==> flow/design.v <==
module  cordic_sin_cos
#(    
    parameter PIPELINE  = 16                         
)
(
    input                               clk,
    input                               rst_n,
    input       signed  [31:0]          angle,       
    input                               pre_vaild,
    output  reg signed  [31:0]          sin, 
    output  reg signed  [31:0]          cos,
    output  reg                         post_vaild
); 
wire signed [31:0]  angle_array[15:0];
assign angle_array[0]  = 32'sd2949120;     
assign angle_array[1]  = 32'sd1740992;     
assign angle_array[2]  = 32'sd919872;      
assign angle_array[3]  = 32'sd466944;      
assign angle_array[4]  = 32'sd234368;      
assign angle_array[5]  = 32'sd117312;      
assign angle_array[6]  = 32'sd58688;       
assign angle_array[7]  = 32'sd29312;       
assign angle_array[8]  = 32'sd14656;       
assign angle_array[9]  = 32'sd7360;        
assign angle_array[10] = 32'sd3648;        
assign angle_array[11] = 32'sd1856;	      
assign angle_array[12] = 32'sd896;         
assign angle_array[13] = 32'sd448;         
assign angle_array[14] = 32'sd256;         
assign angle_array[15] = 32'sd128;         
localparam K        = 32'h09b74;	   
reg signed  [31:0]  angle_map;
reg         [1:0]   site;
wire signed [15:0]  angle_t;
assign  angle_t = angle >>> 16;
always@(posedge clk or negedge rst_n)begin 
    if(!rst_n)begin
        angle_map   <=  0;
        site        <=  2'd1;
    end
    else    if((angle_t >= (-16'sd90))&&(angle_t <= 16'sd90))begin
        angle_map   <=  angle;
        site        <=  2'd1;
    end
    else    if(angle_t > 16'sd90 && angle_t <= 16'sd180)begin
        angle_map   <=  32'sd11796480 - angle;                   
        site        <=  2'd2;
    end
    else    begin
        angle_map   <=  -32'sd11796480 - angle;
        site        <=  2'd3;
    end
end   
reg signed 	[31:0] 		x[PIPELINE:0];
reg signed 	[31:0] 		y[PIPELINE:0];
reg signed 	[31:0] 		z[PIPELINE:0];
always@(posedge clk or negedge rst_n)begin
   if(!rst_n)begin
       x[0]    <=  32'sd0;
       y[0]    <=  32'sd0;
       z[0]    <=  32'sd0;
   end
   else    begin
       x[0]    <=   K;
       y[0]    <=   32'sd0;
       z[0]    <=   angle_map;
   end
end
genvar i;
generate
    for(i = 1;i < PIPELINE+1;i = i + 1)begin:cal_xyz
        always@(posedge clk or negedge rst_n)begin
            if(!rst_n)begin
                x[i]    <=  32'sd0;
                y[i]    <=  32'sd0;
                z[i]    <=  32'sd0;
            end
            else    if(z[i-1][31])begin
                x[i]    <=  x[i-1] + (y[i-1] >>> (i-1));
                y[i]    <=  y[i-1] - (x[i-1] >>> (i-1));
                z[i]    <=  z[i-1] + angle_array[i-1];
            end
            else    begin
                x[i]    <=  x[i-1] - (y[i-1] >>> (i-1));
                y[i]    <=  y[i-1] + (x[i-1] >>> (i-1));
                z[i]    <=  z[i-1] - angle_array[i-1];
            end
        end 
    end
endgenerate
reg     [PIPELINE+1:0]      vaild_r;
reg     [2*PIPELINE+1:0]    site_r;
always@(posedge clk or negedge rst_n)begin
    if(!rst_n)
        vaild_r <=  {(PIPELINE+2){1'b0}};
    else
        vaild_r <=  {vaild_r[PIPELINE:0],pre_vaild};
end
always@(posedge clk )begin
    site_r  <=  {site_r[2*PIPELINE-1:0],site};   
end
always@(posedge clk or negedge rst_n)begin
    if(!rst_n)
        post_vaild  <=  0;
    else
        post_vaild  <=  vaild_r[PIPELINE+1];
end
always@(posedge clk or negedge rst_n)begin
    if(!rst_n)begin
        sin <=  0;
        cos <=  0;
    end
    else    if(~vaild_r[PIPELINE+1])begin
        sin <=  0;
        cos <=  0;
    end
    else    begin
        case(site_r[2*PIPELINE+1:2*PIPELINE])
            2'd1:begin
                sin <=  y[PIPELINE];
                cos <=  x[PIPELINE];
            end
            2'd2:begin
                sin <=  y[PIPELINE];
                cos <=  ~x[PIPELINE] + 1;
            end
            2'd3:begin
                sin <=  y[PIPELINE];
                cos <=  ~x[PIPELINE] + 1;
            end      
            default:begin
                sin <=  y[PIPELINE];
                cos <=  x[PIPELINE];
            end
        endcase  
    end
end
endmodule
==> From RTL to reports: cordic_sin_cos <==
What the tools print for cordic_sin_cos, step after step.
Line numbers count from 1 in the design file above.
Library cell names are shortened.
{ "setup": {"top_module": "cordic_sin_cos", "clock": "clk", "lib": "sky130hd", "pvt_corner": "tt_025C_1v80"} }

==> Word level <==
Counts by Yosys on the flattened word-level netlist (proc, flatten, opt, wreduce). Print and check cells are left out. Cells with the same type and inputs are merged into one.
{ "classes": {"addsub": 94, "multipliers": 0, "div": 0, "n_cmp": 4, "n_eq": 2, "shift": 0, "n_mux": 53, "logic": 1, "reduce_and_logical": 3} }
{ "op_table": {"columns": ["cell", "count"], "rows": [
  ["2-to-1 mux 32 bit", 51],
  ["subtractor 25 x 32 -> 32 bit (first input constant)", 2],
  ["adder 32 x 10 -> 32 bit (second input constant)", 2],
  ["subtractor 32 x 10 -> 32 bit (second input constant)", 2],
  ["adder 32 x 17 -> 32 bit", 2],
  ["subtractor 32 x 17 -> 32 bit", 2],
  ["adder 32 x 18 -> 32 bit", 2],
  ["subtractor 32 x 18 -> 32 bit", 2],
  ["adder 32 x 19 -> 32 bit", 2],
  ["subtractor 32 x 19 -> 32 bit", 2],
  ["adder 32 x 20 -> 32 bit", 2],
  ["subtractor 32 x 20 -> 32 bit", 2],
  ["adder 32 x 21 -> 32 bit", 2],
  ["subtractor 32 x 21 -> 32 bit", 2],
  ["adder 32 x 22 -> 32 bit", 2],
  ["subtractor 32 x 22 -> 32 bit", 2],
  ["adder 32 x 23 -> 32 bit", 2],
  ["subtractor 32 x 23 -> 32 bit", 2],
  ["adder 32 x 24 -> 32 bit", 2],
  ["subtractor 32 x 24 -> 32 bit", 2],
  ["adder 32 x 25 -> 32 bit", 2],
  ["subtractor 32 x 25 -> 32 bit", 2],
  ["adder 32 x 26 -> 32 bit", 2],
  ["subtractor 32 x 26 -> 32 bit", 2],
  ["adder 32 x 27 -> 32 bit", 2],
  ["subtractor 32 x 27 -> 32 bit", 2],
  ["adder 32 x 28 -> 32 bit", 2],
  ["subtractor 32 x 28 -> 32 bit", 2]
]} }
Other operator kinds: 46; their cells: 52.
{ "bits": {"reg_bits": 1657, "latchBits": 0, "mem_bits_rw": 0, "rom_bits": 0, "clocked_rd_ports_x_width": 0, "mem_count": 0, "in_bits": 35, "elab_cells": 213} }

==> Logic depth <==
Depth = most cells in a row (Yosys ltp): at word level without a register or memory, in the mapped netlist without a sequential cell, where the memories' decode and read muxes count.
{ "depth": {"ltp_word": 4, "abc_area": 0, "mapped_depth": 22, "mapped_depth_nobuf": 21} }

==> After synthesis <==
The flow's flattened synthesis, as Yosys stat reports it; memories are mapped. The netlist is that of the ABC_AREA named above (0 if unset); the other value can give another one.
{ "synth_totals": {"cell_count": 12018, "area_um2": 109852.9, "ffs": 1477, "buf_cells": 200} }
{ "types": {"columns": ["type", "count"], "rows": [
  ["dfrtp_1", 1460],
  ["ha_1", 1267],
  ["xnor2_1", 1157],
  ["a21oi_1", 1245],
  ["xor2_1", 563],
  ["nor2_1", 1120],
  ["a21o_1", 489],
  ["o21ai_0", 537],
  ["nand2_1", 572],
  ["inv_1", 508],
  ["nor3_1", 364],
  ["o21a_1", 182],
  ["o21bai_1", 157],
  ["nor2b_1", 176],
  ["nand2b_1", 164],
  ["nand3_1", 204],
  ["a31oi_1", 144],
  ["fa_1", 42]
]} }
Other cell types: 75; their cells: 1667.

==> Path before layout <==
Source: OpenSTA report_checks on the synthesized netlist (no wires, ideal clock, input and output delay 20% of the period each), path of least setup slack; recovery checks are left aside. Register names are those of the netlist, which keeps one name where synthesis merged equal registers.
{ "synth_timing": {"path_type": "input to register", "startpoint": "input port angle[22]", "endpoint": "register angle_map[31]", "period_ps": 6000, "arrival_ps": 4536, "setup_slack_ps": 1385, "path_delay_ps": 3415, "path_stages": 19, "period_less_setup_slack_ps": 4615} }
"path_delay_ps" is the arrival time less input delay plus setup time.
"path_stages": output pins that drive a net of the path, with the launching flip-flop's if there is one; two outputs of one cell count as two.
"period_less_setup_slack_ps" = period - worst setup slack (recovery checks aside). The figure is calculated, with input and output delays left at 20% of the set period.
Between the ends stands the longest chain of elaborated cells between them, by number of cells; it is not shown to be the way that was timed. Of several equally long chains one is given.
A line is the first line of the expression or statement that the cell stems from. Yosys adds cells for indexed reads and writes and turns some case tables into memories.
A register here has more assigning lines than the two given.
{ "synth_between": {"path_cell_list": "inv_1 > nor4_1 > a31oi_1 > o22ai_1 > and2_1 > clkbuf_1 > or2_2 > inv_1 > ha_1 > and3_1 > nand4_1 > a21boi_1 > o21ai_1 > a21oi_1 > nor3_1 > o31ai_1 > a21oi_1 > o21bai_1 > mux2i_1", "elab_chain_cells": 4} }
{ "synth_lines": {"columns": ["element", "line_no", "source"], "rows": [
  ["start, declared", 8, "input       signed  [31:0]          angle,"],
  ["greater-than comparator 16 x 8 -> 1 bit", 45, "else    if(angle_t > 16'sd90 && angle_t <= 16'sd180)begin"],
  ["logical AND 1 bit", 45, null],
  ["2-to-1 mux 32 bit", 45, null],
  ["2-to-1 mux 32 bit", 41, "else    if((angle_t >= (-16'sd90))&&(angle_t <= 16'sd90))begin"],
  ["end, assigned", 42, "angle_map   <=  angle;"],
  ["end, assigned", 46, "angle_map   <=  32'sd11796480 - angle;"],
  ["end, declared", 32, "reg signed  [31:0]  angle_map;"]
]} }

==> Timing after layout <==
From the final timing report of entry A: the path of least setup slack in the routed layout; clock arrival at registers is part of the times.
The path's times are printed in steps of 10 ps; the period is the one set.
{ "layout_timing": {"path_type": "register to register", "startpoint": "register y[5][8]", "endpoint": "register x[6][30]", "period_ps": 4210, "arrival_ps": 5220, "setup_slack_ps": -280, "path_stages": 19} }
Between the ends stands the longest chain of elaborated cells between them, by number of cells; it is not shown to be the way that was timed. Of several equally long chains one is given.
A register here has more assigning lines than the two given.
{ "layout_between": {"path_cell_list": "dfrtp_1 > or4_4 > nor3b_2 > buf_4 > a21oi_1 > xor2_1 > ha_1 > or4_4 > nor3_2 > o21ai_1 > a221o_2 > o2bb2ai_2 > o41ai_2 > buf_4 > o21ai_2 > o41ai_4 > o21ai_1 > o21ai_1 > xnor2_1", "elab_chain_cells": 2} }
{ "layout_lines": {"columns": ["element", "line_no", "source"], "rows": [
  ["start, declared", 55, "reg signed [31:0] y[PIPELINE:0];"],
  ["start, assigned", 80, "y[i]    <=  y[i-1] - (x[i-1] >>> (i-1));"],
  ["start, assigned", 85, "y[i]    <=  y[i-1] + (x[i-1] >>> (i-1));"],
  ["subtractor 32 x 27 -> 32 bit", 84, "x[i]    <=  x[i-1] - (y[i-1] >>> (i-1));"],
  ["2-to-1 mux 32 bit", 78, "else    if(z[i-1][31])begin"],
  ["end, assigned", 79, "x[i]    <=  x[i-1] + (y[i-1] >>> (i-1));"],
  ["end, assigned", 84, null],
  ["end, declared", 54, "reg signed [31:0] x[PIPELINE:0];"]
]} }

## Implementation results

Record of 6 stored runs of the RTL-to-layout flow on cordic_sin_cos, platform sky130hd. The runs are unordered. Constraints: input delay and output delay 20% of the set period each, output load 0.01 pF.
By "achieved clock period" is meant the clock period of the run minus its worst setup slack. This is arithmetic on one report: input and output delays are still those of the set period (20% each).
"worst path time" means the part of the period allowed to the worst setup path (the constraints hold back 20% at inputs and 20% at outputs) less its slack; where the path has registers, the arrival times of their clocks count too.
"worst path time" is known to 10 ps.

==> entry A: settings <==
{ "CAP_MARGIN": 40, "CORE_ASPECT_RATIO": 0.97, "CORE_UTILIZATION": 38, "CTS_CLUSTER_DIAMETER": 169, "CTS_CLUSTER_SIZE": 11, "GPL_TIMING_DRIVEN": 1, "MAX_ROUTING_LAYER": "met4", "MIN_ROUTING_LAYER": "met2", "PLACE_DENSITY_LB_ADDON": 0.26, "SETUP_SLACK_MARGIN": -0.35, "period_ns": 4.21, "CORE_MARGIN": 2, "SLEW_MARGIN": 20 }
==> entry A: results <==
summed negative setup slack: -2372 ps
achieved clock period: 4488 ps
setup slack of the worst path: -278 ps
worst path time: 4490 ps
critical path type: register to register
die area: 293404.0 um2
utilization: 45.1%
area of the synthesized netlist: 109852.9 um2
standard-cell area of the final layout: 129938.0 um2

==> entry B: settings <==
{ "CELL_PAD_IN_SITES_DETAIL_PLACEMENT": 2, "CORE_ASPECT_RATIO": 1.03, "CORE_UTILIZATION": 56, "CTS_CLUSTER_DIAMETER": 135, "GPL_ROUTABILITY_DRIVEN": 0, "HOLD_SLACK_MARGIN": -0.03, "MIN_ROUTING_LAYER": "met2", "PLACE_DENSITY_LB_ADDON": 0.3, "SETUP_SLACK_MARGIN": 0.26, "TNS_END_PERCENT": 20, "period_ns": 4.13, "CAP_MARGIN": 20, "CORE_MARGIN": 2, "SLEW_MARGIN": 20 }
==> entry B: results <==
did not finish, placement stopped with a tool error

==> entry C: settings <==
{ "ABC_AREA": 1, "CAP_MARGIN": 5, "CORE_ASPECT_RATIO": 1.31, "CORE_UTILIZATION": 29, "CTS_CLUSTER_DIAMETER": 70, "CTS_CLUSTER_SIZE": 94, "GPL_TIMING_DRIVEN": 0, "HOLD_SLACK_MARGIN": -0.07, "MAX_ROUTING_LAYER": "met4", "MIN_ROUTING_LAYER": "met1", "SETUP_SLACK_MARGIN": 1.01, "period_ns": 7.34, "CORE_MARGIN": 2, "SLEW_MARGIN": 20 }
==> entry C: results <==
summed negative setup slack: 0 ps
achieved clock period: 4611 ps
setup slack of the worst path: 2729 ps
worst path time: 4610 ps
critical path type: register to register
die area: 452365.0 um2
utilization: 32.1%
area of the synthesized netlist: 129616.8 um2
standard-cell area of the final layout: 143399.0 um2

==> entry D: settings <==
{ "CORE_UTILIZATION": 40, "period_ns": 6.0, "CAP_MARGIN": 20, "CORE_MARGIN": 2, "SLEW_MARGIN": 20 }
==> entry D: results <==
summed negative setup slack: 0 ps
achieved clock period: 5070 ps
setup slack of the worst path: 930 ps
worst path time: 5070 ps
critical path type: register to register
die area: 278842.0 um2
utilization: 44.3%
area of the synthesized netlist: 109852.9 um2
standard-cell area of the final layout: 121240.0 um2

==> entry E: settings <==
{ "CELL_PAD_IN_SITES_GLOBAL_PLACEMENT": 2, "CORE_ASPECT_RATIO": 1.86, "CORE_MARGIN": 8, "CORE_UTILIZATION": 70, "CTS_CLUSTER_SIZE": 90, "GPL_TIMING_DRIVEN": 0, "MAX_ROUTING_LAYER": "met4", "SLEW_MARGIN": 15, "period_ns": 7.92, "CAP_MARGIN": 20 }
==> entry E: results <==
did not finish, placement stopped with GPL-0301

==> entry F: settings <==
{ "CORE_UTILIZATION": 71, "period_ns": 5.19, "CAP_MARGIN": 20, "CORE_MARGIN": 2, "SLEW_MARGIN": 20 }
==> entry F: results <==
summed negative setup slack: 0 ps
achieved clock period: 4932 ps
setup slack of the worst path: 258 ps
worst path time: 4930 ps
critical path type: register to register
die area: 157883.0 um2
utilization: 77.7%
area of the synthesized netlist: 109852.9 um2
standard-cell area of the final layout: 119510.0 um2
